==> flow/design.v <==
module ftdi_sync
(
     input           clk_i
    ,input           rst_i
    ,input           ftdi_rxf_i
    ,input           ftdi_txe_i
    ,input  [  7:0]  ftdi_data_in_i
    ,input           inport_valid_i
    ,input  [  7:0]  inport_data_i
    ,input           outport_accept_i
    ,output          ftdi_siwua_o
    ,output          ftdi_wrn_o
    ,output          ftdi_rdn_o
    ,output          ftdi_oen_o
    ,output [  7:0]  ftdi_data_out_o
    ,output          inport_accept_o
    ,output          outport_valid_o
    ,output [  7:0]  outport_data_o
);
wire [7:0] tx_data_w;
wire       tx_valid_w;
wire       tx_accept_w;
wire [6:0] tx_level_w;
ftdi_fifo
#(
    .WIDTH(8),
    .DEPTH(64),
    .ADDR_W(6),
    .COUNT_W(7)
)
u_fifo_out
(
    .clk_i(clk_i),
    .rst_i(rst_i),
    .push_i(inport_valid_i),
    .data_in_i(inport_data_i),
    .accept_o(inport_accept_o),
    .valid_o(tx_valid_w),
    .data_out_o(tx_data_w),
    .pop_i(tx_accept_w),
    .level_o(tx_level_w)
);
wire tx_empty_next_w = (tx_level_w <= 7'd1);
wire [7:0] rx_data_w  = ftdi_data_in_i;
wire       rx_valid_w = !ftdi_rdn_o && !ftdi_rxf_i;
wire       rx_accept_w;
wire [6:0] rx_level_w;
ftdi_fifo
#(
    .WIDTH(8),
    .DEPTH(64),
    .ADDR_W(6),
    .COUNT_W(7)
)
u_fifo_in
(
    .clk_i(clk_i),
    .rst_i(rst_i),
    .push_i(rx_valid_w),
    .data_in_i(rx_data_w),
    .accept_o(rx_accept_w),
    .valid_o(outport_valid_o),
    .data_out_o(outport_data_o),
    .pop_i(outport_accept_i),
    .level_o(rx_level_w)
);
wire rx_full_next_w = (rx_level_w >= 7'd63);
localparam STATE_W           = 2;
localparam STATE_IDLE        = 2'd0;
localparam STATE_TX          = 2'd1;
localparam STATE_RX          = 2'd2;
reg [STATE_W-1:0] state_q;
wire rx_space_w = rx_accept_w;
wire rx_ready_w = !ftdi_rxf_i;
wire tx_space_w = !ftdi_txe_i;
reg  tx_valid_q;
assign tx_accept_w = !tx_valid_q || (state_q == STATE_TX && tx_space_w);
always @ (posedge clk_i or posedge rst_i)
if (rst_i)
    tx_valid_q   <= 1'b0;
else if (tx_accept_w)
    tx_valid_q   <= tx_valid_w;
reg [STATE_W-1:0] next_state_r;
always @ *
begin
    next_state_r = state_q;
    case (state_q)
    STATE_IDLE :
    begin
        if (rx_ready_w && rx_space_w)
            next_state_r    = STATE_RX;
        else if (tx_space_w && (tx_valid_w || tx_valid_q))
            next_state_r    = STATE_TX;
    end
    STATE_RX :
    begin
        if (!rx_ready_w || rx_full_next_w)
            next_state_r  = STATE_IDLE;
    end
    STATE_TX :
    begin
        if (!tx_space_w || tx_empty_next_w)
            next_state_r  = STATE_IDLE;
    end    
    default:
        ;
   endcase
end
always @ (posedge clk_i or posedge rst_i)
if (rst_i)
    state_q   <= STATE_IDLE;
else
    state_q   <= next_state_r;
reg       rdn_q;
reg       wrn_q;
reg       oen_q;
reg [7:0] data_q;
always @ (posedge clk_i or posedge rst_i)
if (rst_i)
    oen_q   <= 1'b1;
else if (state_q == STATE_IDLE && next_state_r == STATE_RX)
    oen_q   <= 1'b0;
else if (state_q == STATE_RX && next_state_r == STATE_IDLE)
    oen_q   <= 1'b1;
always @ (posedge clk_i or posedge rst_i)
if (rst_i)
    rdn_q   <= 1'b1;
else if (state_q == STATE_IDLE && next_state_r == STATE_RX)
    rdn_q   <= 1'b0;
else if (state_q == STATE_RX && next_state_r == STATE_IDLE)
    rdn_q   <= 1'b1;
always @ (posedge clk_i or posedge rst_i)
if (rst_i)
    wrn_q   <= 1'b1;
else if (state_q == STATE_IDLE && next_state_r == STATE_TX)
    wrn_q   <= 1'b0;
else if (state_q == STATE_TX && next_state_r == STATE_IDLE)
    wrn_q   <= 1'b1;
always @ (posedge clk_i or posedge rst_i)
if (rst_i)
    data_q  <= 8'b0;
else if (tx_accept_w)
    data_q  <= tx_data_w;
assign ftdi_wrn_o      = wrn_q;
assign ftdi_rdn_o      = rdn_q;
assign ftdi_oen_o      = oen_q;
assign ftdi_data_out_o = data_q;
assign ftdi_siwua_o    = 1'b1;  
endmodule
module ftdi_fifo
#(
    parameter WIDTH   = 8,
    parameter DEPTH   = 4,
    parameter ADDR_W  = 2,
    parameter COUNT_W = 3
)
(
     input                clk_i
    ,input                rst_i
    ,input  [WIDTH-1:0]   data_in_i
    ,input                push_i
    ,input                pop_i
    ,output [WIDTH-1:0]   data_out_o
    ,output               accept_o
    ,output               valid_o
    ,output [COUNT_W-1:0] level_o
);
reg [WIDTH-1:0]   ram_q[DEPTH-1:0];
reg [ADDR_W-1:0]  rd_ptr_q;
reg [ADDR_W-1:0]  wr_ptr_q;
reg [COUNT_W-1:0] count_q;
always @ (posedge clk_i or posedge rst_i)
if (rst_i)
begin
    count_q   <= {(COUNT_W) {1'b0}};
    rd_ptr_q  <= {(ADDR_W) {1'b0}};
    wr_ptr_q  <= {(ADDR_W) {1'b0}};
end
else
begin
    if (push_i & accept_o)
    begin
        ram_q[wr_ptr_q] <= data_in_i;
        wr_ptr_q        <= wr_ptr_q + 1;
    end
    if (pop_i & valid_o)
        rd_ptr_q      <= rd_ptr_q + 1;
    if ((push_i & accept_o) & ~(pop_i & valid_o))
        count_q <= count_q + 1;
    else if (~(push_i & accept_o) & (pop_i & valid_o))
        count_q <= count_q - 1;
end
/*verilator lint_off WIDTH*/
assign valid_o       = (count_q != 0);
assign accept_o      = (count_q != DEPTH);
/*verilator lint_on WIDTH*/
assign data_out_o    = ram_q[rd_ptr_q];
assign level_o       = count_q;
endmodule
module ftdi_bridge
#(
     parameter MODE             = "SYNC"
    ,parameter CLK_DIV          = 2
    ,parameter GP_OUTPUTS       = 32
    ,parameter GP_INPUTS        = 32
    ,parameter GPIO_ADDRESS     = 32'hf0000000
    ,parameter GP_IN_EVENT_MASK = 0
    ,parameter AXI_ID           = 0
)
(
     input           clk_i
    ,input           rst_i
    ,input           ftdi_rxf_i
    ,input           ftdi_txe_i
    ,input  [  7:0]  ftdi_data_in_i
    ,input           mem_awready_i
    ,input           mem_wready_i
    ,input           mem_bvalid_i
    ,input  [  1:0]  mem_bresp_i
    ,input  [  3:0]  mem_bid_i
    ,input           mem_arready_i
    ,input           mem_rvalid_i
    ,input  [ 31:0]  mem_rdata_i
    ,input  [  1:0]  mem_rresp_i
    ,input  [  3:0]  mem_rid_i
    ,input           mem_rlast_i
    ,input  [ 31:0]  gp_inputs_i
    ,output          ftdi_siwua_o
    ,output          ftdi_wrn_o
    ,output          ftdi_rdn_o
    ,output          ftdi_oen_o
    ,output [  7:0]  ftdi_data_out_o
    ,output          mem_awvalid_o
    ,output [ 31:0]  mem_awaddr_o
    ,output [  3:0]  mem_awid_o
    ,output [  7:0]  mem_awlen_o
    ,output [  1:0]  mem_awburst_o
    ,output          mem_wvalid_o
    ,output [ 31:0]  mem_wdata_o
    ,output [  3:0]  mem_wstrb_o
    ,output          mem_wlast_o
    ,output          mem_bready_o
    ,output          mem_arvalid_o
    ,output [ 31:0]  mem_araddr_o
    ,output [  3:0]  mem_arid_o
    ,output [  7:0]  mem_arlen_o
    ,output [  1:0]  mem_arburst_o
    ,output          mem_rready_o
    ,output [ 31:0]  gp_outputs_o
);
localparam CMD_NOP          = 4'd0;
localparam CMD_WR           = 4'd1;
localparam CMD_RD           = 4'd2;
localparam CMD_GP_WR        = 4'd3;
localparam CMD_GP_RD        = 4'd4;
localparam CMD_GP_RD_CLR    = 4'd5;
localparam CMD_STREAM_ON    = 4'd6;
localparam CMD_STREAM_OFF   = 4'd7;
localparam LEN_W            = 12;
localparam DATA_W           = 8;
localparam STATE_W          = 4;
localparam STATE_IDLE       = 4'd0;
localparam STATE_CMD        = 4'd1;
localparam STATE_LEN        = 4'd2;
localparam STATE_ADDR0      = 4'd3;
localparam STATE_ADDR1      = 4'd4;
localparam STATE_ADDR2      = 4'd5;
localparam STATE_ADDR3      = 4'd6;
localparam STATE_WRITE      = 4'd7;
localparam STATE_READ       = 4'd8;
localparam STATE_DATA0      = 4'd9;
localparam STATE_DATA1      = 4'd10;
localparam STATE_DATA2      = 4'd11;
localparam STATE_DATA3      = 4'd12;
localparam STATE_GP_WR      = 4'd13;
localparam STATE_GP_RD      = 4'd14;
wire [DATA_W-1:0]   data_tx_w;
wire [DATA_W-1:0]   data_rx_w;
wire                wr_w;
wire                rd_w;
wire                wr_accept_w;
wire                rx_ready_w;
wire                read_skip_w;
reg [STATE_W-1:0]   state_q;
reg [LEN_W-1:0]     len_q;
reg [31:0]          mem_addr_q;
reg                 mem_cyc_q;
reg                 mem_wr_q;
reg [1:0]           data_idx_q;
reg [31:0]          data_q;
reg [GP_OUTPUTS-1:0] gp_out_q;
reg [GP_INPUTS-1:0]  gp_in_q;
wire magic_addr_w = (mem_addr_q == 32'd4026531840);
wire wr_byte_w = (state_q == STATE_WRITE) && rx_ready_w && !mem_cyc_q && (len_q != {LEN_W{1'b0}});
reg [STATE_W-1:0] next_state_r;
always @ *
begin
    next_state_r = state_q;
    case (state_q)
    STATE_IDLE :
    begin
        if (rx_ready_w)
            next_state_r    = STATE_CMD;
    end
    STATE_CMD :
    begin
        if (data_rx_w[3:0] == CMD_NOP)
            next_state_r  = STATE_IDLE;
        else if (data_rx_w[3:0] == CMD_WR || data_rx_w[3:0] == CMD_RD)
            next_state_r  = STATE_LEN;
        else if (data_rx_w[3:0] == CMD_GP_WR)
            next_state_r  = STATE_GP_WR;
        else if (data_rx_w[3:0] == CMD_GP_RD)
            next_state_r  = STATE_GP_RD;
        else
            next_state_r  = STATE_IDLE;
    end
    STATE_LEN :
    begin
        if (rx_ready_w)
            next_state_r  = STATE_ADDR0;
    end
    STATE_ADDR0 : if (rx_ready_w) next_state_r  = STATE_ADDR1;
    STATE_ADDR1 : if (rx_ready_w) next_state_r  = STATE_ADDR2;
    STATE_ADDR2 : if (rx_ready_w) next_state_r  = STATE_ADDR3;
    STATE_ADDR3 :
    begin
        if (rx_ready_w && mem_wr_q) 
            next_state_r  = STATE_WRITE;
        else if (rx_ready_w) 
            next_state_r  = STATE_READ;            
    end
    STATE_WRITE :
    begin
        if (len_q == {LEN_W{1'b0}} && (mem_bvalid_i || magic_addr_w))
            next_state_r  = STATE_IDLE;
        else
            next_state_r  = STATE_WRITE;
    end
    STATE_READ :
    begin
        if (mem_rvalid_i || magic_addr_w)
            next_state_r  = STATE_DATA0;
    end
    STATE_DATA0 :
    begin
        if (read_skip_w)
            next_state_r  = STATE_DATA1;
        else if (wr_accept_w && (len_q == {LEN_W{1'b0}}))
            next_state_r  = STATE_IDLE;
        else if (wr_accept_w)
            next_state_r  = STATE_DATA1;
    end
    STATE_DATA1 :
    begin
        if (read_skip_w)
            next_state_r  = STATE_DATA2;
        else if (wr_accept_w && (len_q == {LEN_W{1'b0}}))
            next_state_r  = STATE_IDLE;
        else if (wr_accept_w)
            next_state_r  = STATE_DATA2;
    end
    STATE_DATA2 :
    begin
        if (read_skip_w)
            next_state_r  = STATE_DATA3;
        else if (wr_accept_w && (len_q == {LEN_W{1'b0}}))
            next_state_r  = STATE_IDLE;
        else if (wr_accept_w)
            next_state_r  = STATE_DATA3;
    end
    STATE_DATA3 :
    begin
        if (wr_accept_w && (len_q != {LEN_W{1'b0}}))
            next_state_r  = STATE_READ;
        else if (wr_accept_w)
            next_state_r  = STATE_IDLE;
    end
    STATE_GP_WR :
    begin
        if (rx_ready_w)
            next_state_r  = STATE_IDLE;
    end
    STATE_GP_RD :
    begin
        if (wr_accept_w)
            next_state_r  = STATE_IDLE;
    end
    default:
        ;
   endcase
end
always @ (posedge clk_i or posedge rst_i)
if (rst_i)
    state_q   <= STATE_IDLE;
else
    state_q   <= next_state_r;
assign wr_w = (((state_q == STATE_DATA0) |
               (state_q == STATE_DATA1) |
               (state_q == STATE_DATA2) |
               (state_q == STATE_DATA3)) && !read_skip_w) |
              (state_q == STATE_GP_RD);
assign rd_w = (state_q == STATE_CMD) |
              (state_q == STATE_LEN) |
              (state_q == STATE_ADDR0) |
              (state_q == STATE_ADDR1) |
              (state_q == STATE_ADDR2) |
              (state_q == STATE_ADDR3) |
              (state_q == STATE_WRITE && !mem_cyc_q && len_q != {LEN_W{1'b0}}) |
              (state_q == STATE_GP_WR);
always @ (posedge clk_i or posedge rst_i)
if (rst_i)
    len_q       <= {LEN_W{1'b0}};
else if (state_q == STATE_CMD && rx_ready_w)
    len_q[11:8] <= data_rx_w[7:4];
else if (state_q == STATE_LEN && rx_ready_w)
    len_q[7:0]  <= data_rx_w[7:0];
else if (wr_byte_w)
    len_q       <= len_q - {{(LEN_W-1){1'b0}}, 1'b1};
else if (state_q == STATE_READ && ((mem_cyc_q && mem_rvalid_i) || magic_addr_w))
    len_q       <= len_q - {{(LEN_W-1){1'b0}}, 1'b1};
else if (((state_q == STATE_DATA0) || (state_q == STATE_DATA1) || (state_q == STATE_DATA2)) && wr_accept_w && !read_skip_w)
    len_q       <= len_q - {{(LEN_W-1){1'b0}}, 1'b1};
always @ (posedge clk_i or posedge rst_i)
if (rst_i)
    mem_addr_q        <= 'd0;
else if (state_q == STATE_ADDR0 && rx_ready_w)
    mem_addr_q[31:24] <= data_rx_w;
else if (state_q == STATE_ADDR1 && rx_ready_w)
    mem_addr_q[23:16] <= data_rx_w;
else if (state_q == STATE_ADDR2 && rx_ready_w)
    mem_addr_q[15:8]  <= data_rx_w;
else if (state_q == STATE_ADDR3 && rx_ready_w)
    mem_addr_q[7:0]   <= data_rx_w;
else if (state_q == STATE_WRITE && (mem_cyc_q && mem_bvalid_i))
    mem_addr_q        <= {mem_addr_q[31:2], 2'b0} + 'd4;
else if (state_q == STATE_READ && (mem_cyc_q && mem_rvalid_i))
    mem_addr_q        <= {mem_addr_q[31:2], 2'b0} + 'd4;
always @ (posedge clk_i or posedge rst_i)
if (rst_i)
    data_idx_q <= 2'b0;
else if (state_q == STATE_ADDR3)
    data_idx_q <= data_rx_w[1:0];
else if (wr_byte_w)
    data_idx_q <= data_idx_q + 2'd1;
else if (((state_q == STATE_DATA0) || (state_q == STATE_DATA1) || (state_q == STATE_DATA2)) && (data_idx_q != 2'b0))
    data_idx_q <= data_idx_q - 2'd1;
assign read_skip_w = (data_idx_q != 2'b0);
always @ (posedge clk_i or posedge rst_i)
if (rst_i)
    data_q <= 32'b0;
else if (state_q == STATE_IDLE)
    data_q <= {{(32-GP_INPUTS){1'b0}}, gp_in_q};
else if (wr_byte_w)
begin
    case (data_idx_q)
        2'd0: data_q[7:0]   <= data_rx_w;
        2'd1: data_q[15:8]  <= data_rx_w;
        2'd2: data_q[23:16] <= data_rx_w;
        2'd3: data_q[31:24] <= data_rx_w;
    endcase
end
else if (state_q == STATE_READ && mem_rvalid_i)
    data_q <= mem_rdata_i;
else if (((state_q == STATE_DATA0) || (state_q == STATE_DATA1) || (state_q == STATE_DATA2)) && (wr_accept_w || read_skip_w))
    data_q <= {8'b0, data_q[31:8]};
assign data_tx_w  = data_q[7:0];
assign mem_wdata_o = data_q;
reg mem_awvalid_q;
reg mem_awvalid_r;
reg mem_wvalid_q;
reg mem_wvalid_r;
always @ *
begin
    mem_awvalid_r = 1'b0;
    mem_wvalid_r  = 1'b0;
    if (mem_awvalid_o && !mem_awready_i)
        mem_awvalid_r = mem_awvalid_q;
    else if (mem_awvalid_o)
        mem_awvalid_r = 1'b0;
    else if (wr_byte_w && (data_idx_q == 2'd3 || len_q == 1))
        mem_awvalid_r = !magic_addr_w;
    if (mem_wvalid_o && !mem_wready_i)
        mem_wvalid_r = mem_wvalid_q;
    else if (mem_wvalid_o)
        mem_wvalid_r = 1'b0;
    else if (wr_byte_w && (data_idx_q == 2'd3 || len_q == 1))
        mem_wvalid_r = !magic_addr_w;
end
always @ (posedge clk_i or posedge rst_i)
if (rst_i)
begin
    mem_awvalid_q <= 1'b0;
    mem_wvalid_q  <= 1'b0;
end
else
begin
    mem_awvalid_q <= mem_awvalid_r;
    mem_wvalid_q  <= mem_wvalid_r;
end
assign mem_awvalid_o = mem_awvalid_q;
assign mem_wvalid_o  = mem_wvalid_q;
assign mem_awaddr_o  = {mem_addr_q[31:2], 2'b0};
assign mem_awid_o    = AXI_ID;
assign mem_awlen_o   = 8'b0;
assign mem_awburst_o = 2'b01;
assign mem_wlast_o   = 1'b1;
assign mem_bready_o = 1'b1;
reg mem_arvalid_q;
reg mem_arvalid_r;
always @ *
begin
    mem_arvalid_r = 1'b0;
    if (mem_arvalid_o && !mem_arready_i)
        mem_arvalid_r = mem_arvalid_q;
    else if (mem_arvalid_o)
        mem_arvalid_r = 1'b0;
    else if (state_q == STATE_READ && !mem_cyc_q)
        mem_arvalid_r = !magic_addr_w;
end
always @ (posedge clk_i or posedge rst_i)
if (rst_i)
    mem_arvalid_q <= 1'b0;
else
    mem_arvalid_q <= mem_arvalid_r;
assign mem_arvalid_o = mem_arvalid_q;
assign mem_araddr_o  = {mem_addr_q[31:2], 2'b0};
assign mem_arid_o    = AXI_ID;
assign mem_arlen_o   = 8'b0;
assign mem_arburst_o = 2'b01;
assign mem_rready_o  = 1'b1;
reg [3:0] mem_sel_q;
reg [3:0] mem_sel_r;
always @ *
begin
    mem_sel_r = 4'b1111;
    case (data_idx_q)
    2'd0: mem_sel_r = 4'b0001;
    2'd1: mem_sel_r = 4'b0011;
    2'd2: mem_sel_r = 4'b0111;
    2'd3: mem_sel_r = 4'b1111;
    endcase
    case (mem_addr_q[1:0])
    2'd0: mem_sel_r = mem_sel_r & 4'b1111;
    2'd1: mem_sel_r = mem_sel_r & 4'b1110;
    2'd2: mem_sel_r = mem_sel_r & 4'b1100;
    2'd3: mem_sel_r = mem_sel_r & 4'b1000;
    endcase
end
always @ (posedge clk_i or posedge rst_i)
if (rst_i)
    mem_sel_q    <= 4'b0;
else if (state_q == STATE_IDLE)
    mem_sel_q   <= 4'b1111;
else if (wr_byte_w && (data_idx_q == 2'd3 || len_q == 1))
    mem_sel_q   <= mem_sel_r;
assign mem_wstrb_o  = mem_sel_q;
always @ (posedge clk_i or posedge rst_i)
if (rst_i)
    mem_wr_q    <= 1'b0;
else if (state_q == STATE_CMD && rx_ready_w)
    mem_wr_q    <= (data_rx_w[3:0] == CMD_WR);
always @ (posedge clk_i or posedge rst_i)
if (rst_i == 1'b1)
    mem_cyc_q <= 1'b0;
else if (mem_arvalid_r || mem_awvalid_r)
    mem_cyc_q <= 1'b1;
else if (mem_bvalid_i || mem_rvalid_i)
    mem_cyc_q <= 1'b0;
reg gpio_wr_q;
always @ (posedge clk_i or posedge rst_i)
if (rst_i)
    gpio_wr_q <= 1'b0;
else if (magic_addr_w && wr_byte_w && (data_idx_q == 2'd3 || len_q == 1))
    gpio_wr_q <= 1'b1;
else
    gpio_wr_q <= 1'b0;
always @ (posedge clk_i or posedge rst_i)
if (rst_i)
    gp_out_q <= {(GP_OUTPUTS){1'b0}};
else if (state_q == STATE_GP_WR && rx_ready_w)
    gp_out_q <= {{(GP_OUTPUTS-8){1'b0}}, data_rx_w};
else if (gpio_wr_q)
    gp_out_q <= data_q[GP_OUTPUTS-1:0];
assign gp_outputs_o = gp_out_q;
reg [GP_INPUTS-1:0]  gp_in_r;
always @ *
begin
    if ((state_q == STATE_GP_RD) && wr_accept_w)
        gp_in_r = gp_inputs_i;
    else
        gp_in_r = (gp_in_q & GP_IN_EVENT_MASK) | gp_inputs_i;
end
always @ (posedge clk_i or posedge rst_i)
if (rst_i)
    gp_in_q <= {(GP_INPUTS){1'b0}};
else
    gp_in_q <= gp_in_r;
generate
if (1)
begin
    ftdi_sync
    u_sync
    (
        .clk_i(clk_i),
        .rst_i(rst_i),
        .ftdi_rxf_i(ftdi_rxf_i),
        .ftdi_txe_i(ftdi_txe_i),
        .ftdi_siwua_o(ftdi_siwua_o),
        .ftdi_wrn_o(ftdi_wrn_o),
        .ftdi_rdn_o(ftdi_rdn_o),
        .ftdi_oen_o(ftdi_oen_o),
        .ftdi_data_out_o(ftdi_data_out_o),
        .ftdi_data_in_i(ftdi_data_in_i),
        .outport_valid_o(rx_ready_w),
        .outport_data_o(data_rx_w),
        .outport_accept_i(rd_w),
        .inport_valid_i(wr_w),
        .inport_data_i(data_tx_w),
        .inport_accept_o(wr_accept_w)
    );
end
endgenerate
endmodule
# From RTL to reports: ftdi_bridge
# Each step is given for the RTL above and for the edited RTL.
# "before" refers to lines of the RTL above, "after" to lines of the edited file.
# "delta" is "after" less "before", of the values as shown; "rel_change_pct" is that difference over "before", in percent.
# Operators: Yosys type, input widths -> output width; for muxes data width and select width s.
inputs:
  design: "ftdi_bridge"
  clock_port: "clk_i"
  library: "sky130hd"
  pvt_corner: "tt_025C_1v80"

# Edit of the RTL
# The edit as a unified diff against the file above.
# A script made this edit; it was not meant as an optimisation.
# begin of diff
@@ -70,5 +70,5 @@
 localparam STATE_TX          = 2'd1;
 localparam STATE_RX          = 2'd2;
-reg [STATE_W-1:0] state_q;
+reg [2*STATE_W-1:0] state_q;
 wire rx_space_w = rx_accept_w;
 wire rx_ready_w = !ftdi_rxf_i;
# end of diff

# Word level
# Yosys after proc, flatten, opt, wreduce and memory -nomap, before mapping. Print and check cells are not counted. Equal cells are merged and count once.
classes:
  columns: ["element", "before", "after", "delta", "rel_change_pct"]
  rows:
  - ["add_sub_neg", 12, 12, 0, 0.00]
  - ["compare", 2, 2, 0, 0.00]
  - ["equal", 306, 306, 0, 0.00]
  - ["mux", 107, 107, 0, 0.00]
  - ["bitwise", 28, 28, 0, 0.00]
  - ["n_reduce_logical", 236, 236, 0, 0.00]
op_table:
  columns: ["op", "before", "after", "delta", "rel_change_pct"]
  rows:
  - ["$logic_not 2->1", 4, 3, -1, -25.00]
  - ["$logic_not 4->1", 2, 3, 1, 50.00]
# Unchanged operator kinds not shown: 58.
bits:
  columns: ["element", "before", "after", "delta", "rel_change_pct"]
  rows:
  - ["ff_bits", 1231, 1231, 0, 0.00]
  - ["out_inout_bits", 178, 178, 0, 0.00]
  - ["elab_cells", 851, 851, 0, 0.00]

# Depth
# Yosys ltp: most cells in a row. Word level: on the elaborated netlist, between registers, memories and ports. Mapped: between sequential cells and ports; inverters and the memories' decode and read muxes count.
depth:
  columns: ["element", "before", "after", "delta", "rel_change_pct"]
  rows:
  - ["depth_word", 12, 12, 0, 0.00]
  - ["abc_area", "0", "0", null, null]
  - ["ltp_mapped", 19, 18, -1, -5.26]

# Netlist
# The flow's flattened synthesis, as Yosys stat reports it; memories are mapped. The netlist is that of the ABC_AREA named above (0 if unset); the other value can give another one.
synth_totals:
  columns: ["element", "before", "after", "delta", "rel_change_pct"]
  rows:
  - ["stdcells", 3746, 3702, -44, -1.17]
  - ["area_mm2", 0.0512254, 0.0513843, 0.0001589, 0.31]
  - ["seqArea_mm2", 0.0362348, 0.0362085, -0.0000263, -0.07]
  - ["ff_cells", 1243, 1242, -1, -0.08]
  - ["buf_cells", 292, 303, 11, 3.77]
types:
  columns: ["type", "before", "after", "delta", "rel_change_pct"]
  rows:
  - ["sky130_fd_sc_hd__nand3_1", 210, 128, -82, -39.05]
  - ["sky130_fd_sc_hd__and3_1", 89, 161, 72, 80.90]
  - ["sky130_fd_sc_hd__nand2_1", 275, 228, -47, -17.09]
  - ["sky130_fd_sc_hd__a32oi_1", 41, 85, 44, 107.32]
  - ["sky130_fd_sc_hd__a22oi_1", 286, 247, -39, -13.64]
  - ["sky130_fd_sc_hd__nand4_1", 117, 79, -38, -32.48]
  - ["sky130_fd_sc_hd__a31oi_1", 11, 33, 22, 200.00]
  - ["sky130_fd_sc_hd__a221oi_1", 12, 32, 20, 166.67]
  - ["sky130_fd_sc_hd__a22o_1", 29, 10, -19, -65.52]
  - ["sky130_fd_sc_hd__nor3_1", 59, 43, -16, -27.12]
  - ["sky130_fd_sc_hd__o22ai_1", 4, 20, 16, 400.00]
  - ["sky130_fd_sc_hd__a2111oi_0", 25, 38, 13, 52.00]
  - ["sky130_fd_sc_hd__or4_1", 5, 17, 12, 240.00]
  - ["sky130_fd_sc_hd__mux2i_1", 64, 53, -11, -17.19]
  - ["sky130_fd_sc_hd__and2_1", 21, 31, 10, 47.62]
  - ["sky130_fd_sc_hd__nor4_1", 37, 28, -9, -24.32]
  - ["sky130_fd_sc_hd__o31ai_1", 19, 10, -9, -47.37]
  - ["sky130_fd_sc_hd__o21a_1", 12, 3, -9, -75.00]
# Unchanged cell types not shown: 10.
# Not every row of either side is listed.
# The figures by module come from a second, unflattened synthesis with its own total; it is not the netlist above.
hier_totals:
  columns: ["element", "before", "after", "delta", "rel_change_pct"]
  rows:
  - ["hier_cells", 4064, 4051, -13, -0.32]
  - ["area_unflattened_mm2", 0.0528419, 0.0527931, -0.0000488, -0.09]
# Each row is one instance without its submodules.
by_module_before:
  columns: ["module", "instances", "cells", "area_mm2", "mod_seq_area_mm2"]
  rows:
  - ["ftdi_fifo", 2, 1503, 0.0215369, 0.0158502]
  - ["ftdi_bridge", 1, 999, 0.0090912, 0.0041803]
  - ["ftdi_sync", 1, 59, 0.0006769, 0.0003541]
by_module_after:
  columns: ["module", "instances", "cells", "area_mm2", "mod_seq_area_mm2"]
  rows:
  - ["ftdi_fifo", 2, 1503, 0.0215369, 0.0158502]
  - ["ftdi_bridge", 1, 996, 0.0091212, 0.0041803]
  - ["ftdi_sync", 1, 49, 0.0005981, 0.0003278]

# Path before layout
# Path of least setup slack by OpenSTA after synthesis, without wires, with an ideal clock, recovery checks aside; 20% of the period is set as input and as output delay. Where synthesis merged equal registers, the netlist keeps one of their names.
synth_path:
  columns: ["element", "before", "after", "delta", "rel_change_pct"]
  rows:
  - ["path_kind", "input to register", "input to register", null, null]
  - ["start", "in rst_i", "in rst_i", null, null]
  - ["end", "reg genblk1.u_sync.u_fifo_in.ram_q[60][0]", "reg genblk1.u_sync.u_fifo_in.ram_q[62][0]", null, null]
  - ["tclk_ps", 10000, 10000, 0, 0.00]
  - ["in_delay_ps", 2000, 2000, 0, 0.00]
  - ["t_first_pin_ps", 2000, 2000, 0, 0.00]
  - ["arrival_time_ps", 8857, 8825, -32, -0.36]
  - ["path_slack_ps", 859, 889, 30, null]
  - ["delay_ps", 7142, 7110, -32, -0.45]
  - ["driving_pins", 4, 4, 0, 0.00]
  - ["synth_period_reached_ps", 9141, 9111, -30, -0.33]
# "delay_ps" is the arrival time less input delay plus setup time.
# "driving_pins": output pins that drive a net of the path, with the launching flip-flop's if there is one; two outputs of one cell count as two.
# "synth_period_reached_ps" = period - worst setup slack (recovery checks aside). The figure is calculated, with input and output delays left at 20% of the set period.
# The rows between start and end are the longest chain of elaborated cells between them; the timing report does not say that the signal goes this way. Where chains are equally long, one stands for them.
# A line is the first line of the expression or statement that the cell stems from. Yosys adds cells for indexed reads and writes and turns some case tables into memories.
synth_via_before:
  cell_sequence: "sky130_fd_sc_hd__clkinv_1 sky130_fd_sc_hd__and3_1 sky130_fd_sc_hd__nand3_1 sky130_fd_sc_hd__nor2_1"
  elab_chain_len: 2
  cells_between: 2
  cone_classes: "logic: 1; reduce/logical: 1"
synth_lines_before:
  columns: ["element", "line", "text"]
  rows:
  - ["start, declared", 212, ",input           rst_i"]
  - ["$not 1->1", null, null]
  - ["$reduce_and 3->1", null, null]
  - ["end, assigned", 183, "ram_q[wr_ptr_q] <= data_in_i;"]
  - ["end, declared", 168, "reg [WIDTH-1:0]   ram_q[DEPTH-1:0];"]
synth_via_after:
  cell_sequence: "sky130_fd_sc_hd__clkinv_1 sky130_fd_sc_hd__and3_1 sky130_fd_sc_hd__nand3_1 sky130_fd_sc_hd__nor2_1"
  elab_chain_len: 2
  cells_between: 2
  cone_classes: "logic: 1; reduce/logical: 1"
synth_lines_after:
  columns: ["element", "line", "text"]
  rows:
  - ["start, declared", 212, ",input           rst_i"]
  - ["$not 1->1", null, null]
  - ["$reduce_and 3->1", null, null]
  - ["end, assigned", 183, "ram_q[wr_ptr_q] <= data_in_i;"]
  - ["end, declared", 168, "reg [WIDTH-1:0]   ram_q[DEPTH-1:0];"]

# Timing after layout
# Path of least setup slack in the final report of each run of set A (OpenROAD, finished layout, wires in). Where an end is a register, its clock arrival counts in the times.
# The path's times are printed in steps of 10 ps; the period is the one set.
layout_path:
  columns: ["element", "before", "after", "delta", "rel_change_pct"]
  rows:
  - ["path_kind", "register to register", "register to register", null, null]
  - ["start", "reg len_q[0]", "reg genblk1.u_sync.u_fifo_in.rd_ptr_q[5]", null, null]
  - ["end", "reg genblk1.u_sync.u_fifo_in.count_q[6]", "reg mem_wr_q", null, null]
  - ["tclk_ps", 10000, 10000, 0, 0.00]
  - ["t_first_pin_ps", 740, 770, 30, 4.05]
  - ["arrival_time_ps", 5950, 6070, 120, 2.02]
  - ["path_slack_ps", 4670, 4620, -50, null]
  - ["driving_pins", 19, 12, -7, -36.84]
# The rows between start and end are the longest chain of elaborated cells between them; the timing report does not say that the signal goes this way. Where chains are equally long, one stands for them.
# A register here has more assigning lines than the two given.
layout_via_before:
  cell_sequence: "sky130_fd_sc_hd__dfrtp_1 sky130_fd_sc_hd__inv_1 sky130_fd_sc_hd__ha_1 sky130_fd_sc_hd__or3b_1 sky130_fd_sc_hd__nor4_2 sky130_fd_sc_hd__or4b_2 sky130_fd_sc_hd__nand2_1 sky130_fd_sc_hd__inv_1 sky130_fd_sc_hd__ha_1 sky130_fd_sc_hd__inv_1 sky130_fd_sc_hd__fa_1 sky130_fd_sc_hd__a21oi_1 sky130_fd_sc_hd__nor2_1 sky130_fd_sc_hd__nor2_1 sky130_fd_sc_hd__o21bai_1 sky130_fd_sc_hd__a21oi_1 sky130_fd_sc_hd__xnor2_1 sky130_fd_sc_hd__nor2_1 sky130_fd_sc_hd__xor2_1"
  elab_chain_len: 8
  cells_between: 11
  cone_classes: "mux: 2; logic: 6; reduce/logical: 3"
layout_lines_before:
  columns: ["element", "line", "text"]
  rows:
  - ["start, declared", 285, "reg [LEN_W-1:0]     len_q;"]
  - ["start, assigned", 417, "len_q[7:0]  <= data_rx_w[7:0];"]
  - ["start, assigned", 419, "len_q       <= len_q - {{(LEN_W-1){1'b0}}, 1'b1};"]
  - ["$reduce_bool 12->1", 409, "(state_q == STATE_WRITE && !mem_cyc_q && len_q != {LEN_W{1'b0}}) |"]
  - ["$logic_and 1x1->1", 409, null]
  - ["$or 1x1->1 x2", 403, "assign rd_w = (state_q == STATE_CMD) |"]
  - ["$and 1x1->1 x2", 190, "else if (~(push_i & accept_o) & (pop_i & valid_o))"]
  - ["$mux 7", 190, null]
  - ["$mux 7", 188, "if ((push_i & accept_o) & ~(pop_i & valid_o))"]
  - ["end, assigned", 189, "count_q <= count_q + 1;"]
  - ["end, assigned", 191, "count_q <= count_q - 1;"]
  - ["end, declared", 171, "reg [COUNT_W-1:0] count_q;"]
layout_via_after:
  cell_sequence: "sky130_fd_sc_hd__dfrtp_2 sky130_fd_sc_hd__buf_4 sky130_fd_sc_hd__buf_4 sky130_fd_sc_hd__nor2b_2 sky130_fd_sc_hd__buf_4 sky130_fd_sc_hd__and3_1 sky130_fd_sc_hd__a2111oi_0 sky130_fd_sc_hd__nand4_1 sky130_fd_sc_hd__nor4_1 sky130_fd_sc_hd__a21bo_2 sky130_fd_sc_hd__nor3_1 sky130_fd_sc_hd__a32o_1"
  elab_chain_len: 3
  cells_between: 66
  cone_classes: "eq/ne: 64; mux: 1; reduce/logical: 1"
layout_lines_after:
  columns: ["element", "line", "text"]
  rows:
  - ["start, declared", 169, "reg [ADDR_W-1:0]  rd_ptr_q;"]
  - ["start, assigned", 176, "rd_ptr_q  <= {(ADDR_W) {1'b0}};"]
  - ["start, assigned", 187, "rd_ptr_q      <= rd_ptr_q + 1;"]
  - ["$eq 6x6->1", 197, "assign data_out_o    = ram_q[rd_ptr_q];"]
  - ["$pmux 8 s64", 197, null]
  - ["$eq 4x1->1", 562, "mem_wr_q    <= (data_rx_w[3:0] == CMD_WR);"]
  - ["end, assigned", 560, "mem_wr_q    <= 1'b0;"]
  - ["end, assigned", 562, null]
  - ["end, declared", 288, "reg                 mem_wr_q;"]

# Measured runs
# Runs of the flow (Yosys, OpenROAD) on both versions; the two runs of a pair have the same settings. The constraints put input and output delay at 20% of the set period each and load the outputs with 0.01 pF.
settings_set_A:
  CORE_UTILIZATION: 40
  period_ns: 10.0
  CAP_MARGIN: 20
  CORE_MARGIN: 2
  SLEW_MARGIN: 20
measured_set_A:
  columns: ["element", "before", "after", "delta", "rel_change_pct"]
  rows:
  - ["yosys.chip_area_mm2", 0.0512254, 0.0513843, 0.0001589, 0.31]
  - ["design_die_area_mm2", 0.130943, 0.131345, 0.000402, 0.31]
  - ["finalCellArea_mm2", 0.0595934, 0.0601577, 0.0005643, 0.95]
  - ["final_util_frac", 0.468, 0.472, 0.004, null]
  - ["setup_ws_ps", 4672, 4621, -51, null]
  - ["setup_tns_ps", 0, 0, 0, null]
  - ["hold_ws_ps", 448, 463, 15, null]
  - ["design_power_mw", 16.806, 17.310, 0.504, 3.00]
  - ["period_less_ws_ps", 5328, 5379, 51, 0.96]
settings_set_B:
  CAP_MARGIN: 5
  CELL_PAD_IN_SITES_DETAIL_PLACEMENT: 0
  CELL_PAD_IN_SITES_GLOBAL_PLACEMENT: 1
  CORE_MARGIN: 5
  CORE_UTILIZATION: 20
  CTS_CLUSTER_SIZE: 95
  MAX_ROUTING_LAYER: "met5"
  PLACE_DENSITY_LB_ADDON: 0.08
  SETUP_SLACK_MARGIN: 1.31
  period_ns: 4.69
  SLEW_MARGIN: 20
measured_set_B:
  columns: ["element", "before", "after", "delta", "rel_change_pct"]
  rows:
  - ["yosys.chip_area_mm2", 0.0512254, 0.0513843, 0.0001589, 0.31]
  - ["design_die_area_mm2", 0.266349, 0.26716, 0.000811, 0.30]
  - ["finalCellArea_mm2", 0.068303, 0.0698582, 0.0015552, 2.28]
  - ["final_util_frac", 0.268, 0.273, 0.005, null]
  - ["setup_ws_ps", 1183, 905, -278, null]
  - ["setup_tns_ps", 0, 0, 0, null]
  - ["hold_ws_ps", 453, 477, 24, null]
  - ["design_power_mw", 45.018, 47.257, 2.239, 4.97]
  - ["period_less_ws_ps", 3507, 3785, 278, 7.93]
# "period_less_ws_ps" is the run's clock period less its worst setup slack. It is reckoned from that one timing run; input and output delays stay at 20% of the period that was set.
# By "design_power_mw" is meant OpenSTA's value without simulated activity: inputs other than the clock are taken to toggle once in ten clock periods, and the tool carries that through the logic.
